==> flow/design.v <==
module rad4_exact(
    input [31:0] x,
    input [10:0] y,
    output [31:0] p
    );
    wire [2:0] sign_factor;
    wire [32:0] PP_2;
    wire [32:0] PP_1;
    wire [32:0] PP_0;
    wire [2:0] tmp1;
    wire [2:0] tmp0;
    assign tmp1 = {y[10],y[10:9]}; 
    assign tmp0 = {y[1:0],1'b0};
    rad4_BE2 PP2_gen(
        .x1(tmp1),
        .y(x),
        .sign_factor(sign_factor[2]),
        .PP(PP_2)
        );
    rad4_BE2 PP1_gen(
        .x1(y[3:1]),
        .y(x),
        .sign_factor(sign_factor[1]),
        .PP(PP_1)
        );
    rad4_BE2 PP0_gen(
        .x1(tmp0),
        .y(x),
        .sign_factor(sign_factor[0]),
        .PP(PP_0)
        );
    PP_add2 Final(
        .sign_factor(sign_factor),
        .PP_2(PP_2),
        .PP_1(PP_1),
        .PP_0(PP_0),
        .p(p)
        );
endmodule
module rad4_BE2(
    input [2:0] x1,
    input [31:0] y,
    output sign_factor,
    output [32:0] PP
    );
    wire one, two, sign;
    code2 encode2_block(
        .one(one),
        .two(two),
        .sign(sign),
        .y2(x1[2]),
        .y1(x1[1]),
        .y0(x1[0])
        );
    wire [32:0] tmp1_pp; 
    assign tmp1_pp = {y[31],y};  
    wire [33:0] out1;
    assign out1[0] = sign;
    genvar i;
    generate
        for ( i = 0; i < 33; i = i+1 )
            begin : pp_rad4_first 
            product2 pp_pr(tmp1_pp[i],out1[i],one,two,sign,PP[i],out1[i+1]);
            end
    endgenerate
    assign sign_factor = sign;
endmodule
module code2(one,two,sign,y2,y1,y0);  
	input y2,y1,y0;                     
	output one,two,sign;                
	wire [1:0]k;                        
	xor x1(one,y0,y1);                  
	xor x2(k[1],y2,y1);                 
	not n1(k[0],one);                   
	and a1(two,k[0],k[1]);              
	assign sign=y2;                     
endmodule   
module product2(x1,x0,one,two,sign,p,i);
	input x1,x0,sign,one,two;
	output p,i;
	wire [1:0] k;
	xor xo1(i,x1,sign);
	and a1(k[1],i,one);
	and a0(k[0],x0,two);
	or o1(p,k[1],k[0]);
endmodule
module sgn_gen2(one,two,sign,sign_factor);
    input sign,one,two;
    output sign_factor;
    wire k;
    or o1(k,one,two);
    and a1(sign_factor,sign,k);
endmodule
module PP_add2(
    input [2:0] sign_factor,
    input [32:0] PP_2,
    input [32:0] PP_1,
    input [32:0] PP_0,
    output [31:0] p
    );
    wire [2:0] E_MSB;
    assign E_MSB[0] = ~ PP_0[32];
    assign E_MSB[1] = ~ PP_1[32];
    assign E_MSB[2] = ~ PP_2[32];
    wire [36:0] sum00_FA;
    wire [36:0] carry00_FA;
    wire [36:0] tmp001_FA;
    wire [36:0] tmp002_FA;
    wire [36:0] tmp003_FA;
    assign tmp001_FA = {E_MSB[0],{3{PP_0[32]}},PP_0};
    assign tmp002_FA = {E_MSB[1],PP_1[32],PP_1,sign_factor[2],sign_factor[0]};
    assign tmp003_FA = {PP_2[26:0],{7{sign_factor[2]}},sign_factor[2],{2{sign_factor[2]}}};
    genvar i001;
    generate
        for (i001 = 0; i001 < 37; i001 = i001 + 1)
            begin : pp_FAd200
            FAd2 pp_FAd2(tmp001_FA[i001],tmp002_FA[i001], tmp003_FA[i001], carry00_FA[i001],sum00_FA[i001]);
            end
    endgenerate
    wire [4:0] sum00_HA;
    wire [4:0] carry00_HA;
    wire [4:0] tmp001_HA;
    wire [4:0] tmp002_HA;
    assign tmp001_HA = {5{1'b1}};
    assign tmp002_HA = {PP_2[31:27]};
    genvar i002;
    generate
        for (i002 = 0; i002 < 5; i002 = i002 + 1)
            begin : pp_HAd200
            HAd2 pp_HAd2(tmp001_HA[i002],tmp002_HA[i002],carry00_HA[i002],sum00_HA[i002]);
            end
    endgenerate
    wire [41:0] tmp_sum;
    wire [41:0] tmp_add1;
    wire [41:0] tmp_add2;
    assign tmp_add1 = {sum00_HA[5:0],sum00_FA};
    assign tmp_add2 = {carry00_HA[4:0],carry00_FA,sign_factor[2]}; 
    assign tmp_sum = tmp_add1 + tmp_add2;
    assign p = tmp_sum[41:10];
endmodule
module FAd2(a,b,c,cy,sm);
	input a,b,c;
	output cy,sm;
	wire x,y,z;
	xor x1(x,a,b);
	xor x2(sm,x,c);
	and a1(y,a,b);
	and a2(z,x,c);
	or o1(cy,y,z);
endmodule 
module HAd2(a,b,cy,sm);
	input a,b;
	output cy,sm;
	xor x1(sm,a,b);
	and a1(cy,a,b);
endmodule 
module rad4_odd(
    input [31:0] x,
    input [10:0] y,
    output [31:0] p
    );
    wire [2:0] sign_factor;
    wire [32:0] PP_2;
    wire [32:0] PP_1;
    wire [32:0] PP_0;
    wire [2:0] tmp;
    assign tmp = {y[6:5],1'b0};
    rad4_BE PP2_gen(
        .x1(y[10:8]),
        .y(x),
        .sign_factor(sign_factor[2]),
        .PP(PP_2)
        );
    rad4_BE PP1_gen(
        .x1(y[4:2]),
        .y(x),
        .sign_factor(sign_factor[1]),
        .PP(PP_1)
        );
    rad4_BE PP0_gen(
        .x1(y[2:0]),
        .y(x),
        .sign_factor(sign_factor[0]),
        .PP(PP_0)
        );
    PP_add Final(
        .sign_factor(sign_factor),
        .PP_2(PP_2),
        .PP_1(PP_1),
        .PP_0(PP_0),
        .p(p)
        );
endmodule
module rad4_BE(
    input [2:0] x1,
    input [31:0] y,
    output sign_factor,
    output [32:0] PP
    );
    wire one, two, sign;
    code encode_block(
        .one(one),
        .two(two),
        .sign(sign),
        .y2(x1[2]),
        .y1(x1[1]),
        .y0(x1[0])
        );
    wire [32:0] tmp1_pp; 
    assign tmp1_pp = {y[31],y};  
    wire [33:0] out1;
    assign out1[0] = sign;
    genvar i;
    generate
        for ( i = 0; i < 33; i = i+1 )
            begin : pp_rad4_first 
            product pp_pr(tmp1_pp[i],out1[i],one,two,sign,PP[i],out1[i+1]);
            end
    endgenerate
    sgn_gen sign_gen(one,two,sign,sign_factor);
endmodule
module code(one,two,sign,y2,y1,y0);  
	input y2,y1,y0;                     
	output one,two,sign;                
	wire [1:0]k;                        
	xor x1(one,y0,y1);                  
	xor x2(k[1],y2,y1);                 
	not n1(k[0],one);                   
	and a1(two,k[0],k[1]);              
	assign sign=y2;                     
endmodule   
module product(x1,x0,one,two,sign,p,i);
	input x1,x0,sign,one,two;
	output p,i;
	wire [1:0] k;
	xor xo1(i,x1,sign);
	and a1(k[1],i,one);
	and a0(k[0],x0,two);
	or o1(p,k[1],k[0]);
endmodule
module sgn_gen(one,two,sign,sign_factor);
    input sign,one,two;
    output sign_factor;
    wire k;
    or o1(k,one,two);
    and a1(sign_factor,sign,k);
endmodule
module PP_add(
    input [2:0] sign_factor,
    input [32:0] PP_2,
    input [32:0] PP_1,
    input [32:0] PP_0,
    output [31:0] p
    );
    wire [2:0] E_MSB;
    assign E_MSB[0] = ~ PP_0[32];
    assign E_MSB[1] = ~ PP_1[32];
    assign E_MSB[2] = ~ PP_2[32];
    wire [36:0] sum00_FA;
    wire [36:0] carry00_FA;
    wire [36:0] tmp001_FA;
    wire [36:0] tmp002_FA;
    wire [36:0] tmp003_FA;
    assign tmp001_FA = {E_MSB[0],{3{PP_0[32]}},PP_0};
    assign tmp002_FA = {E_MSB[1],PP_1[32],PP_1,sign_factor[2],sign_factor[0]};
    assign tmp003_FA = {PP_2[28:0],{5{sign_factor[2]}},sign_factor[2],{2{sign_factor[2]}}};
    genvar i001;
    generate
        for (i001 = 0; i001 < 37; i001 = i001 + 1)
            begin : pp_fad00
            FAd pp_fad(tmp001_FA[i001],tmp002_FA[i001], tmp003_FA[i001], carry00_FA[i001],sum00_FA[i001]);
            end
    endgenerate
    wire [4:0] sum00_HA;
    wire [4:0] carry00_HA;
    wire [4:0] tmp001_HA;
    wire [4:0] tmp002_HA;
    assign tmp001_HA = {5{1'b1}};
    assign tmp002_HA = {PP_2[32],PP_2[32:29]};
    genvar i002;
    generate
        for (i002 = 0; i002 < 5; i002 = i002 + 1)
            begin : pp_had00
            HAd pp_had(tmp001_HA[i002],tmp002_HA[i002],carry00_HA[i002],sum00_HA[i002]);
            end
    endgenerate
    wire [41:0] tmp_sum;
    wire [41:0] tmp_add1;
    wire [41:0] tmp_add2;
    assign tmp_add1 = {sum00_HA[4:0],sum00_FA,1'b0};  
    assign tmp_add2 = {carry00_HA[3:0],carry00_FA,1'b0,1'b0};  
    assign tmp_sum = tmp_add1 + tmp_add2;
    assign p = tmp_sum[41:10];
endmodule
module FAd(a,b,c,cy,sm);
	input a,b,c;
	output cy,sm;
	wire x,y,z;
	xor x1(x,a,b);
	xor x2(sm,x,c);
	and a1(y,a,b);
	and a2(z,x,c);
	or o1(cy,y,z);
endmodule 
module HAd(a,b,cy,sm);
	input a,b;
	output cy,sm;
	xor x1(sm,a,b);
	and a1(cy,a,b);
endmodule 
module rad4_odd_trunc(
    input [31:0] x,
    input [10:0] y,
    output [31:0] p
    );
    wire [2:0] sign_factor;
    wire [32:0] PP_2;
    wire [32:0] PP_1;
    wire [32:0] PP_0;
    wire [2:0] tmp;
    assign tmp = {y[6:5],1'b0};
    rad4_BE5 PP2_gen(
        .x1(y[10:8]),
        .y(x),
        .sign_factor(sign_factor[2]),
        .PP(PP_2)
        );
    rad4_BE5 PP1_gen(
        .x1(y[8:6]),
        .y(x),
        .sign_factor(sign_factor[1]),
        .PP(PP_1)
        );
    rad4_BE5 PP0_gen(
        .x1(tmp),
        .y(x),
        .sign_factor(sign_factor[0]),
        .PP(PP_0)
        );
    PP_add5 Final(
        .sign_factor(sign_factor),
        .PP_2(PP_2),
        .PP_1(PP_1),
        .PP_0(PP_0),
        .p(p)
        );
endmodule
module rad4_BE5(
    input [2:0] x1,
    input [31:0] y,
    output sign_factor,
    output [32:0] PP
    );
    wire one, two, sign;
    code5 encode5_block(
        .one(one),
        .two(two),
        .sign(sign),
        .y2(x1[2]),
        .y1(x1[1]),
        .y0(x1[0])
        );
    wire [32:0] tmp1_pp; 
    assign tmp1_pp = {y[31],y};  
    wire [33:0] out1;
    assign out1[0] = sign;
    genvar i;
    generate
        for ( i = 0; i < 33; i = i+1 )
            begin : pp_rad4_first 
            product5 pp_pr(tmp1_pp[i],out1[i],one,two,sign,PP[i],out1[i+1]);
            end
    endgenerate
    sgn_gen5 sign_gen(one,two,sign,sign_factor);
endmodule
module code5(one,two,sign,y2,y1,y0);  
	input y2,y1,y0;                     
	output one,two,sign;                
	wire [1:0]k;                        
	xor x1(one,y0,y1);                  
	xor x2(k[1],y2,y1);                 
	not n1(k[0],one);                   
	and a1(two,k[0],k[1]);              
	assign sign=y2;                     
endmodule   
module product5(x1,x0,one,two,sign,p,i);
	input x1,x0,sign,one,two;
	output p,i;
	wire [1:0] k;
	xor xo1(i,x1,sign);
	and a1(k[1],i,one);
	and a0(k[0],x0,two);
	or o1(p,k[1],k[0]);
endmodule
module sgn_gen5(one,two,sign,sign_factor);
    input sign,one,two;
    output sign_factor;
    wire k;
    or o1(k,one,two);
    and a1(sign_factor,sign,k);
endmodule
module PP_add5(
    input [2:0] sign_factor,
    input [32:0] PP_2,
    input [32:0] PP_1,
    input [32:0] PP_0,
    output [31:0] p
    );
    wire [34:0] sum00_FA;
    wire [34:0] carry00_FA;
    wire [34:0] tmp001_FA;
    wire [34:0] tmp002_FA;
    wire [34:0] tmp003_FA;
    assign tmp001_FA = {{5{PP_0[32]}},PP_0[32:4],PP_0[2]};
    assign tmp002_FA = {{3{PP_1[32]}},PP_1[32:2],PP_1[0]};
    assign tmp003_FA = {PP_2[32],PP_2,sign_factor[1]};
    genvar i001;
    generate
        for (i001 = 0; i001 < 35; i001 = i001 + 1)
            begin : pp_FAd500
            FAd5 pp_FAd5(tmp001_FA[i001],tmp002_FA[i001], tmp003_FA[i001], carry00_FA[i001],sum00_FA[i001]);
            end
    endgenerate
    wire sum00_HA;
    wire carry00_HA;
    HAd5 pp_HAd500(PP_0[3],PP_1[1],carry00_HA,sum00_HA);
    wire sum10_FA;
    wire carry10_FA;
    FAd5 pp_FAd510(sum00_FA[1],carry00_HA,sign_factor[2],carry10_FA,sum10_FA);
    wire [32:0] sum10_HA;
    wire [32:0] carry10_HA;
    wire [32:0] tmp011_HA;
    wire [32:0] tmp012_HA;
    assign tmp011_HA = {sum00_FA[34:2]};
    assign tmp012_HA = {carry00_FA[33:1]};
    genvar i002;
    generate
        for (i002 = 0; i002 < 33; i002 = i002 + 1)
            begin : pp_HAd510
            HAd5 pp_FAd5(tmp011_HA[i002],tmp012_HA[i002], carry10_HA[i002],sum10_HA[i002]);
            end
    endgenerate
    wire [42:0] tmp_sum;
    wire [42:0] tmp_add1;
    wire [42:0] tmp_add2;
    assign tmp_add1 = {sum10_HA,sum10_FA,sum00_HA,sum00_FA[0],PP_0[1:0],5'b0};
    assign tmp_add2 = {carry10_HA[31:0],carry10_FA,1'b0,carry00_FA[0],2'b0,sign_factor[0],5'b0}; 
    assign tmp_sum = tmp_add1 + tmp_add2;
    assign p = {tmp_sum[41:10]};
endmodule
module FAd5(a,b,c,cy,sm);
	input a,b,c;
	output cy,sm;
	wire x,y,z;
	xor x1(x,a,b);
	xor x2(sm,x,c);
	and a1(y,a,b);
	and a2(z,x,c);
	or o1(cy,y,z);
endmodule 
module HAd5(a,b,cy,sm);
	input a,b;
	output cy,sm;
	xor x1(sm,a,b);
	and a1(cy,a,b);
endmodule 
module rad4_odd_trunc1(
    input [31:0] x,
    input [10:0] y,
    output [31:0] p
    );
    wire [2:0] sign_factor;
    wire [32:0] PP_2;
    wire [32:0] PP_1;
    wire [32:0] PP_0;
    wire [2:0] tmp;
    assign tmp = {y[6:5],1'b0};
    rad4_BE4 PP2_gen(
        .x1(y[10:8]),
        .y(x),
        .sign_factor(sign_factor[2]),
        .PP(PP_2)
        );
    rad4_BE4 PP1_gen(
        .x1(y[8:6]),
        .y(x),
        .sign_factor(sign_factor[1]),
        .PP(PP_1)
        );
    rad4_BE4 PP0_gen(
        .x1(tmp),
        .y(x),
        .sign_factor(sign_factor[0]),
        .PP(PP_0)
        );
    PP_add4 Final(
        .sign_factor(sign_factor),
        .PP_2(PP_2),
        .PP_1(PP_1),
        .PP_0(PP_0),
        .p(p)
        );
endmodule
module rad4_BE4(
    input [2:0] x1,
    input [31:0] y,
    output sign_factor,
    output [32:0] PP
    );
    wire one, two, sign;
    code4 encode4_block(
        .one(one),
        .two(two),
        .sign(sign),
        .y2(x1[2]),
        .y1(x1[1]),
        .y0(x1[0])
        );
    wire [32:0] tmp1_pp; 
    assign tmp1_pp = {y[31],y};  
    wire [33:0] out1;
    assign out1[0] = sign;
    genvar i;
    generate
        for ( i = 0; i < 33; i = i+1 )
            begin : pp_rad4_first 
            product4 pp_pr(tmp1_pp[i],out1[i],one,two,sign,PP[i],out1[i+1]);
            end
    endgenerate
    sgn_gen4 sign_gen(one,two,sign,sign_factor);
endmodule
module code4(one,two,sign,y2,y1,y0);  
	input y2,y1,y0;                     
	output one,two,sign;                
	wire [1:0]k;                        
	xor x1(one,y0,y1);                  
	xor x2(k[1],y2,y1);                 
	not n1(k[0],one);                   
	and a1(two,k[0],k[1]);              
	assign sign=y2;                     
endmodule   
module product4(x1,x0,one,two,sign,p,i);
	input x1,x0,sign,one,two;
	output p,i;
	wire [1:0] k;
	xor xo1(i,x1,sign);
	and a1(k[1],i,one);
	and a0(k[0],x0,two);
	or o1(p,k[1],k[0]);
endmodule
module sgn_gen4(one,two,sign,sign_factor);
    input sign,one,two;
    output sign_factor;
    wire k;
    or o1(k,one,two);
    and a1(sign_factor,sign,k);
endmodule
module PP_add4(
    input [2:0] sign_factor,
    input [32:0] PP_2,
    input [32:0] PP_1,
    input [32:0] PP_0,
    output [31:0] p
    );
    wire [34:0] sum00_FA;
    wire [34:0] carry00_FA;
    wire [34:0] tmp001_FA;
    wire [34:0] tmp002_FA;
    wire [34:0] tmp003_FA;
    assign tmp001_FA = {{5{PP_0[32]}},PP_0[32:4],PP_0[2]};
    assign tmp002_FA = {{3{PP_1[32]}},PP_1[32:2],PP_1[0]};
    assign tmp003_FA = {PP_2[32],PP_2,sign_factor[1]};
    genvar i001;
    generate
        for (i001 = 0; i001 < 35; i001 = i001 + 1)
            begin : pp_FAd400
            FAd4 pp_FAd4(tmp001_FA[i001],tmp002_FA[i001], tmp003_FA[i001], carry00_FA[i001],sum00_FA[i001]);
            end
    endgenerate
    wire sum00_HA;
    wire carry00_HA;
    HAd4 pp_HAd400(PP_0[3],PP_1[1],carry00_HA,sum00_HA);
    wire sum10_FA;
    wire carry10_FA;
    FAd4 pp_FAd410(sum00_FA[1],carry00_HA,sign_factor[2],carry10_FA,sum10_FA);
    wire [32:0] sum10_HA;
    wire [32:0] carry10_HA;
    wire [32:0] tmp011_HA;
    wire [32:0] tmp012_HA;
    assign tmp011_HA = {sum00_FA[34:2]};
    assign tmp012_HA = {carry00_FA[33:1]};
    genvar i002;
    generate
        for (i002 = 0; i002 < 33; i002 = i002 + 1)
            begin : pp_HAd410
            HAd4 pp_FAd4(tmp011_HA[i002],tmp012_HA[i002], carry10_HA[i002],sum10_HA[i002]);
            end
    endgenerate
    wire [42:0] tmp_sum;
    wire [42:0] tmp_add1;
    wire [42:0] tmp_add2;
    assign tmp_add1 = {sum10_HA,sum10_FA,sum00_HA,sum00_FA[0],PP_0[1:0],5'b0};
    assign tmp_add2 = {carry10_HA[31:0],carry10_FA,1'b0,carry00_FA[0],2'b0,sign_factor[0],5'b0}; 
    assign tmp_sum = tmp_add1 + tmp_add2;
    assign p = {tmp_sum[41:10]};
endmodule
module FAd4(a,b,c,cy,sm);
	input a,b,c;
	output cy,sm;
	wire x,y,z;
	xor x1(x,a,b);
	xor x2(sm,x,c);
	and a1(y,a,b);
	and a2(z,x,c);
	or o1(cy,y,z);
endmodule 
module HAd4(a,b,cy,sm);
	input a,b;
	output cy,sm;
	xor x1(sm,a,b);
	and a1(cy,a,b);
endmodule 
module fos_exact_v1(
    input [31:0] x_in,
    input [10:0] a1,
    input clk,
    input reset,
    output [31:0] y_out);
    wire signed [31:0] Data_feedforward;
    wire signed [31:0] Data_feedback;
    wire signed [31:0] sum0;
    reg signed  [31:0] Samples_in1; 
    reg signed  [31:0] Samples_in2; 
    reg signed  [31:0] Samples_out; 
    assign Data_feedforward = {Samples_in2}; 
    assign y_out = Samples_in1 - Data_feedforward - Data_feedback; 
    rad4_odd_trunc mult(Samples_out,a1,Data_feedback);
   always @ (posedge clk) 
   if(reset == 1) begin
         Samples_in1 <= 0; 
         Samples_in2 <= 0; 
         Samples_out <= 0; 
      end 
   else begin 
      Samples_in1 <= x_in; 
      Samples_in2 <= Samples_in1; 
      Samples_out <= y_out; 
   end 
endmodule
module fos_exact_v2(
    input [31:0] x_in,
    input [10:0] a1,
    input clk,
    input reset,
    output [31:0] y_out);
    wire signed [31:0] Data_feedforward;
    wire signed [31:0] Data_feedback;
    wire signed [31:0] sum0;
    reg signed  [31:0] Samples_in1; 
    reg signed  [31:0] Samples_in2; 
    reg signed  [31:0] Samples_out; 
    assign Data_feedforward = {Samples_in2}; 
    assign y_out = Samples_in1 - Data_feedforward - Data_feedback; 
    rad4_exact mult(Samples_out,a1,Data_feedback);
   always @ (posedge clk) 
   if(reset == 1) begin
         Samples_in1 <= 0; 
         Samples_in2 <= 0; 
         Samples_out <= 0; 
      end 
   else begin 
      Samples_in1 <= x_in; 
      Samples_in2 <= Samples_in1; 
      Samples_out <= y_out; 
   end 
endmodule
module fos_exact_v3(
    input [31:0] x_in,
    input [10:0] a1,
    input [10:0] b1,
    input clk,
    input reset,
    output [31:0] y_out);
    wire signed [31:0] Data_feedforward;
    wire signed [31:0] Data_feedback;
    wire signed [31:0] sum0;
    reg signed  [31:0] Samples_in1; 
    reg signed  [31:0] Samples_in2; 
    reg signed  [31:0] Samples_out; 
    assign y_out = Samples_in1 + Data_feedforward - Data_feedback; 
    rad4_odd_trunc1 mult(Samples_out,a1,Data_feedback);
    rad4_odd_trunc1 mult1(Samples_in2,b1,Data_feedforward);                     
   always @ (posedge clk) 
   if(reset == 1) begin
         Samples_in1 <= 0; 
         Samples_in2 <= 0; 
         Samples_out <= 0; 
      end 
   else begin 
      Samples_in1 <= x_in; 
      Samples_in2 <= Samples_in1; 
      Samples_out <= y_out; 
   end 
endmodule
module fos_exact_v4(
    input [31:0] x_in,
    input [10:0] a1,
    input clk,
    input reset,
    output [31:0] y_out);
    wire signed [31:0] Data_feedforward;
    wire signed [31:0] Data_feedback;
    wire signed [31:0] sum0;
    reg signed  [31:0] Samples_in1; 
    reg signed  [31:0] Samples_in2; 
    reg signed  [31:0] Samples_out; 
    assign y_out = Samples_in1 - Data_feedback; 
    rad4_odd mult(Samples_out,a1,Data_feedback);
   always @ (posedge clk) 
   if(reset == 1) begin
         Samples_in1 <= 0; 
         Samples_in2 <= 0; 
         Samples_out <= 0; 
      end 
   else begin 
      Samples_in1 <= x_in; 
      Samples_in2 <= Samples_in1; 
      Samples_out <= y_out; 
   end 
endmodule
`timescale 1ns / 10ps
module a_filter_approx(
    input [31:0] x_in,
    input clk,
    input [5:0] reset,
    output [31:0] y_out);
    wire [10:0] a1_1;
    wire [10:0] a1_2;
    wire [10:0] a1_3;
    wire [10:0] a1_4;
    wire [10:0] b1;
    assign a1_1 = -11'sd192;
    assign a1_2 = -11'sd1021;
    assign a1_3 = -11'sd928;
    assign a1_4 = -11'sd1010;
    assign b1 = 11'sd307;
    wire [31:0] y_1;
    wire [31:0] y_2;
    wire [31:0] y_3;
    wire [31:0] y_4;
    wire [31:0] y_5;
    fos_exact_v4 first_stage(x_in,a1_4,clk,reset[0],y_1);
    fos_exact_v3 second_stage(y_1,a1_3,b1,clk,reset[1],y_2);
    fos_exact_v2 third_stage(y_2,a1_2,clk,reset[2],y_3);
    fos_exact_v2 fourth_stage(y_3,a1_2,clk,reset[3],y_4);
    fos_exact_v1 fifth_stage(y_4,a1_1,clk,reset[4],y_5);
    fos_exact_v1 sixth_stage(y_5,a1_1,clk,reset[5],y_out);
endmodule
**Step by step through the tools: a_filter_approx**

What the tools print for a_filter_approx, step after step.
Lines are those of the file above, counted from 1.
Operators carry their Yosys type and port widths (W data, S select, Z words).
The mark - stands for no value.

- Top module: a_filter_approx
- Clock: clk
- Standard-cell library: sky130hd
- Corner: tt_025C_1v80

**Word level**

Yosys after proc, flatten, opt, wreduce and memory -nomap, before mapping. Enables and synchronous resets that opt folds into registers are not counted as muxes. Memory bits, and registers merged into a memory's read port (data or address), are not among the register bits. Print and check cells are not counted. Equal cells are merged and count once.

- $add $sub $neg: 18
- Multiply operators: 0
- Divide/modulo/power cells: 0
- Magnitude comparators: 0
- Equal/unequal tests: 0
- Shift-type cells: 0
- Multiplexer cells: 0
- Bitwise logic cells: 1381
- Reduce/logical cells: 0

Operators by type and width:

| cell | count |
|---|---|
| $xor A1 B1 Y1 | 492 |
| $and A1 B1 Y1 | 484 |
| $sub A32 B32 Y32 | 8 |
| $not A1 Y1 | 250 |
| $add A42 B42 Y42 | 5 |
| $or A1 B1 Y1 | 155 |
| $add A40 B40 Y41 | 2 |
| $sub A32 B31 Y32 | 2 |
| $add A32 B32 Y32 | 1 |

- Flip-flop bits (word level): 544
- Bits in latches: 0
- Bits in writable memories: 0
- Memory bits (read-only): 0
- Word width x clocked read ports: 0
- Memories: 0
- Input port bits: 39
- Output and inout bits: 32
- Elaborated cells: 1416

**Depth**

Longest topological path by Yosys (ltp), each cell counted once; first at word level (registers and memories cut), then after technology mapping (sequential cells cut; the memories' decode and read muxes count).

- Depth after elaboration: 8
- ABC_AREA: 0
- Mapped depth: 31

**After synthesis**

Source: synth_stat.txt of the flow (Yosys; design flattened, memories mapped). It holds for the ABC_AREA given above (unset counts as 0); a run with the other value may have another netlist.

- Cell count: 5048
- Mapped area: 43758.2 µm²
- Sequential area: 10890.4 µm²
- Flip-flop cells: 544
- Buffers: 71

Cells by type:

| cell type | count |
|---|---|
| sky130_fd_sc_hd__dfxtp_1 | 544 |
| sky130_fd_sc_hd__ha_1 | 650 |
| sky130_fd_sc_hd__fa_1 | 287 |
| sky130_fd_sc_hd__inv_1 | 944 |
| sky130_fd_sc_hd__nor2_1 | 620 |
| sky130_fd_sc_hd__xnor2_1 | 216 |
| sky130_fd_sc_hd__a21oi_1 | 298 |
| sky130_fd_sc_hd__a21o_1 | 183 |
| sky130_fd_sc_hd__xor2_1 | 143 |
| sky130_fd_sc_hd__nor2b_1 | 141 |
| sky130_fd_sc_hd__o21ai_0 | 149 |
| sky130_fd_sc_hd__nand2_1 | 159 |
| sky130_fd_sc_hd__o21a_1 | 57 |
| sky130_fd_sc_hd__nand3_1 | 60 |
| sky130_fd_sc_hd__nor3_1 | 60 |
| sky130_fd_sc_hd__o21bai_1 | 39 |
| sky130_fd_sc_hd__nand2b_1 | 41 |
| sky130_fd_sc_hd__clkbuf_1 | 68 |

Not listed: further types 59, cells in them 389.
By module: a second synthesis without flattening, with its own total; a netlist apart from the flattened one above.

- Cells (unflattened synthesis): 6984
- Area total of the unflattened synthesis: 63141.8 µm²

Each row is one instance without its submodules.

By module:

| module | times used | cells | area (µm²) | sequential area (µm²) |
|---|---|---|---|---|
| fos_exact_v1 | 2 | 610 | 5600.4 | 1921.8 |
| fos_exact_v2 | 2 | 597 | 5576.6 | 1921.8 |
| fos_exact_v3 | 1 | 648 | 5679.2 | 1921.8 |
| PP_add2 | 2 | 288 | 2085.8 | 0.0 |
| fos_exact_v4 | 1 | 406 | 3535.9 | 1281.2 |
| (name not given) | 198 | 2 | 17.5 | 0.0 |
| (name not given) | 198 | 2 | 17.5 | 0.0 |
| (name not given) | 198 | 2 | 17.5 | 0.0 |
| PP_add4 | 2 | 195 | 1435.1 | 0.0 |
| PP_add5 | 2 | 195 | 1435.1 | 0.0 |
| PP_add | 1 | 249 | 1844.3 | 0.0 |
| (name not given) | 99 | 2 | 17.5 | 0.0 |
| FAd2 | 74 | 1 | 20.0 | 0.0 |
| FAd4 | 70 | 1 | 20.0 | 0.0 |

Modules not listed: 22.

**Worst setup path after synthesis**

Path of least setup slack by OpenSTA after synthesis, without wires, with an ideal clock, recovery checks aside; 20% of the period is set as input and as output delay. Where synthesis merged equal registers, the netlist keeps one of their names.

- Path kind: reg2out
- From: register sixth_stage.Samples_out[5]
- To: output y_out[31]
- Clock period: 10000 ps
- Output delay: 2000 ps
- Time at the first pin: 0 ps
- Data arrival time: 5288 ps
- Data required time: 8000 ps
- Slack: 2712 ps
- Delay of the path: 5288 ps
- Stages on the path: 26
- Path buffers: 0
- Synthesis period reached: 7288 ps

"delay of the path" is the arrival time less input delay plus setup time.
At an output port there is no setup time.
"stages on the path": output pins that drive a net of the path, with the launching flip-flop's if there is one; two outputs of one cell count as two.
"synthesis period reached" = period - worst setup slack (recovery checks aside). The figure is calculated, with input and output delays left at 20% of the set period.
The rows between start and end are the longest chain of elaborated cells between them; the timing report does not say that the signal goes this way. Where chains are equally long, one stands for them.
Each line given opens the expression or statement behind the cell; cells for indexed reads and writes are added by Yosys, which also makes memories of some case tables.

- Cells stage by stage: sky130_fd_sc_hd__dfxtp_1 sky130_fd_sc_hd__inv_1 sky130_fd_sc_hd__ha_1 sky130_fd_sc_hd__ha_1 sky130_fd_sc_hd__ha_1 sky130_fd_sc_hd__a21oi_1 sky130_fd_sc_hd__o21ai_1 sky130_fd_sc_hd__o311a_1 sky130_fd_sc_hd__o211ai_1 sky130_fd_sc_hd__a21oi_1 sky130_fd_sc_hd__a21o_1 sky130_fd_sc_hd__a21oi_1 sky130_fd_sc_hd__xnor2_1 sky130_fd_sc_hd__fa_1 sky130_fd_sc_hd__inv_1 sky130_fd_sc_hd__ha_1 sky130_fd_sc_hd__a21o_1 sky130_fd_sc_hd__a21o_1 sky130_fd_sc_hd__a21oi_1 sky130_fd_sc_hd__o21ai_0 sky130_fd_sc_hd__a41oi_1 sky130_fd_sc_hd__inv_1 sky130_fd_sc_hd__a211o_1 sky130_fd_sc_hd__o211ai_1 sky130_fd_sc_hd__a21oi_1 sky130_fd_sc_hd__xnor3_1
- Length of the longest elaborated chain: 5
- Elaborated cells between the ends (all ways): 13
- Source lines of those cells: 6

RTL lines, path after synthesis:

| item | RTL line | source |
|---|---|---|
| from (decl) | 634 | `reg signed  [31:0] Samples_out;` |
| from (assign) | 642 | `Samples_out <= 0;` |
| from (assign) | 647 | `Samples_out <= y_out;` |
| $not A1 Y1 | - |  |
| $xor A1 B1 Y1 | 455 | `xor x1(x,a,b);` |
| $xor A1 B1 Y1 | 464 | `xor x1(sm,a,b);` |
| $add A40 B40 Y41 | 448 | `assign tmp_sum = tmp_add1 + tmp_add2;` |
| $sub A32 B31 Y32 | 636 | `assign y_out = Samples_in1 - Data_feedforward - Data_feedback;` |
| to (decl) | 736 | `output [31:0] y_out);` |

**Worst path after layout**

From the final timing report of flow run B: the path of least setup slack in the routed layout; clock arrival at registers is part of the times.
The report prints the path's times to 10 ps; the period is as set.

- Path kind: reg2out
- From: register sixth_stage.Samples_out[4]
- To: output y_out[31]
- Clock period: 14500 ps
- Output delay: 2900 ps
- Time at the first pin: 650 ps
- Data arrival time: 7260 ps
- Data required time: 11600 ps
- Slack: 4340 ps
- Stages on the path: 26
- Path buffers: 1

The rows between start and end are the longest chain of elaborated cells between them; the timing report does not say that the signal goes this way. Where chains are equally long, one stands for them.

- Cells stage by stage: sky130_fd_sc_hd__dfxtp_1 sky130_fd_sc_hd__inv_1 sky130_fd_sc_hd__ha_1 sky130_fd_sc_hd__ha_1 sky130_fd_sc_hd__ha_1 sky130_fd_sc_hd__nand3_1 sky130_fd_sc_hd__o21ai_0 sky130_fd_sc_hd__a21oi_1 sky130_fd_sc_hd__o31ai_1 sky130_fd_sc_hd__a21oi_1 sky130_fd_sc_hd__a311oi_1 sky130_fd_sc_hd__a21o_1 sky130_fd_sc_hd__a21oi_1 sky130_fd_sc_hd__xor2_1 sky130_fd_sc_hd__fa_1 sky130_fd_sc_hd__ha_1 sky130_fd_sc_hd__a21o_1 sky130_fd_sc_hd__a21oi_1 sky130_fd_sc_hd__o21ai_0 sky130_fd_sc_hd__a41oi_1 sky130_fd_sc_hd__inv_1 sky130_fd_sc_hd__a211o_1 sky130_fd_sc_hd__o211ai_1 sky130_fd_sc_hd__a21oi_1 sky130_fd_sc_hd__xnor3_1 sky130_fd_sc_hd__clkdlybuf4s50_1
- Length of the longest elaborated chain: 5
- Elaborated cells between the ends (all ways): 13
- Source lines of those cells: 6

RTL lines, path post-layout:

| item | RTL line | source |
|---|---|---|
| from (decl) | 634 | `reg signed  [31:0] Samples_out;` |
| from (assign) | 642 | `Samples_out <= 0;` |
| from (assign) | 647 | `Samples_out <= y_out;` |
| $not A1 Y1 | - |  |
| $xor A1 B1 Y1 | 455 | `xor x1(x,a,b);` |
| $xor A1 B1 Y1 | 464 | `xor x1(sm,a,b);` |
| $add A40 B40 Y41 | 448 | `assign tmp_sum = tmp_add1 + tmp_add2;` |
| $sub A32 B31 Y32 | 636 | `assign y_out = Samples_in1 - Data_feedforward - Data_feedback;` |
| to (decl) | 736 | `output [31:0] y_out);` |

Memo
Re: implementation data of a_filter_approx

Flow measurements of a_filter_approx on sky130hd: 3 stored runs with different settings, listed in no order. Input and output delays are each 20% of the period that was set; the output load is 0.01 pF.
"worst setup path time" = time allowed to the worst setup path (clock period - input delay - output delay, where it has them) - its slack; a late launch clock adds to it, a late capture clock takes from it.
"worst setup path time" is known to 10 ps.
A setting shown as n/a is not set for that run.
Results: n/a = not shown.

| name | flow run A | flow run B | flow run C |
|---|---|---|---|
| ABC_AREA | 0 | n/a | n/a |
| CAP_MARGIN | 10 | 25 | 20 |
| CELL_PAD_IN_SITES_DETAIL_PLACEMENT | 2 | n/a | n/a |
| CELL_PAD_IN_SITES_GLOBAL_PLACEMENT | 0 | n/a | n/a |
| CORE_UTILIZATION | 58 | 40 | 34 |
| GPL_ROUTABILITY_DRIVEN | 1 | 0 | n/a |
| MAX_ROUTING_LAYER | met4 | n/a | met5 |
| MIN_ROUTING_LAYER | met2 | met1 | met2 |
| PLACE_DENSITY_LB_ADDON | 0.16 | n/a | n/a |
| SETUP_SLACK_MARGIN | 2.75 | -0.27 | 0.49 |
| TNS_END_PERCENT | 45 | 65 | n/a |
| period_ns | 9.3 | 14.5 | 8.47 |
| CORE_MARGIN | 2 | 2 | 8 |
| SLEW_MARGIN | 20 | 20 | 35 |
| CTS_CLUSTER_DIAMETER | n/a | 386 | 308 |
| GPL_TIMING_DRIVEN | n/a | 1 | n/a |
| CTS_CLUSTER_SIZE | n/a | n/a | 58 |
| PLACE_DENSITY | n/a | n/a | 0.61 |
| post-route setup TNS (ps) | n/a | 0 | 0 |
| std-cell area (final layout) (µm²) | n/a | 48014.8 | 47340.4 |
| chip area in the Yosys report (µm²) | n/a | 43758.2 | 43758.2 |
| area of the die (µm²) | n/a | 112058.0 | 140438.0 |
| lowest hold slack (ps) | n/a | 454 | 469 |
| worst setup path time (ps) | n/a | 7260 | 6150 |
| type of the worst setup path | n/a | reg2out | reg2out |
| worst setup slack after layout (ps) | n/a | 4339 | 630 |

Flow run A: no results, placement failed with DPL-0033
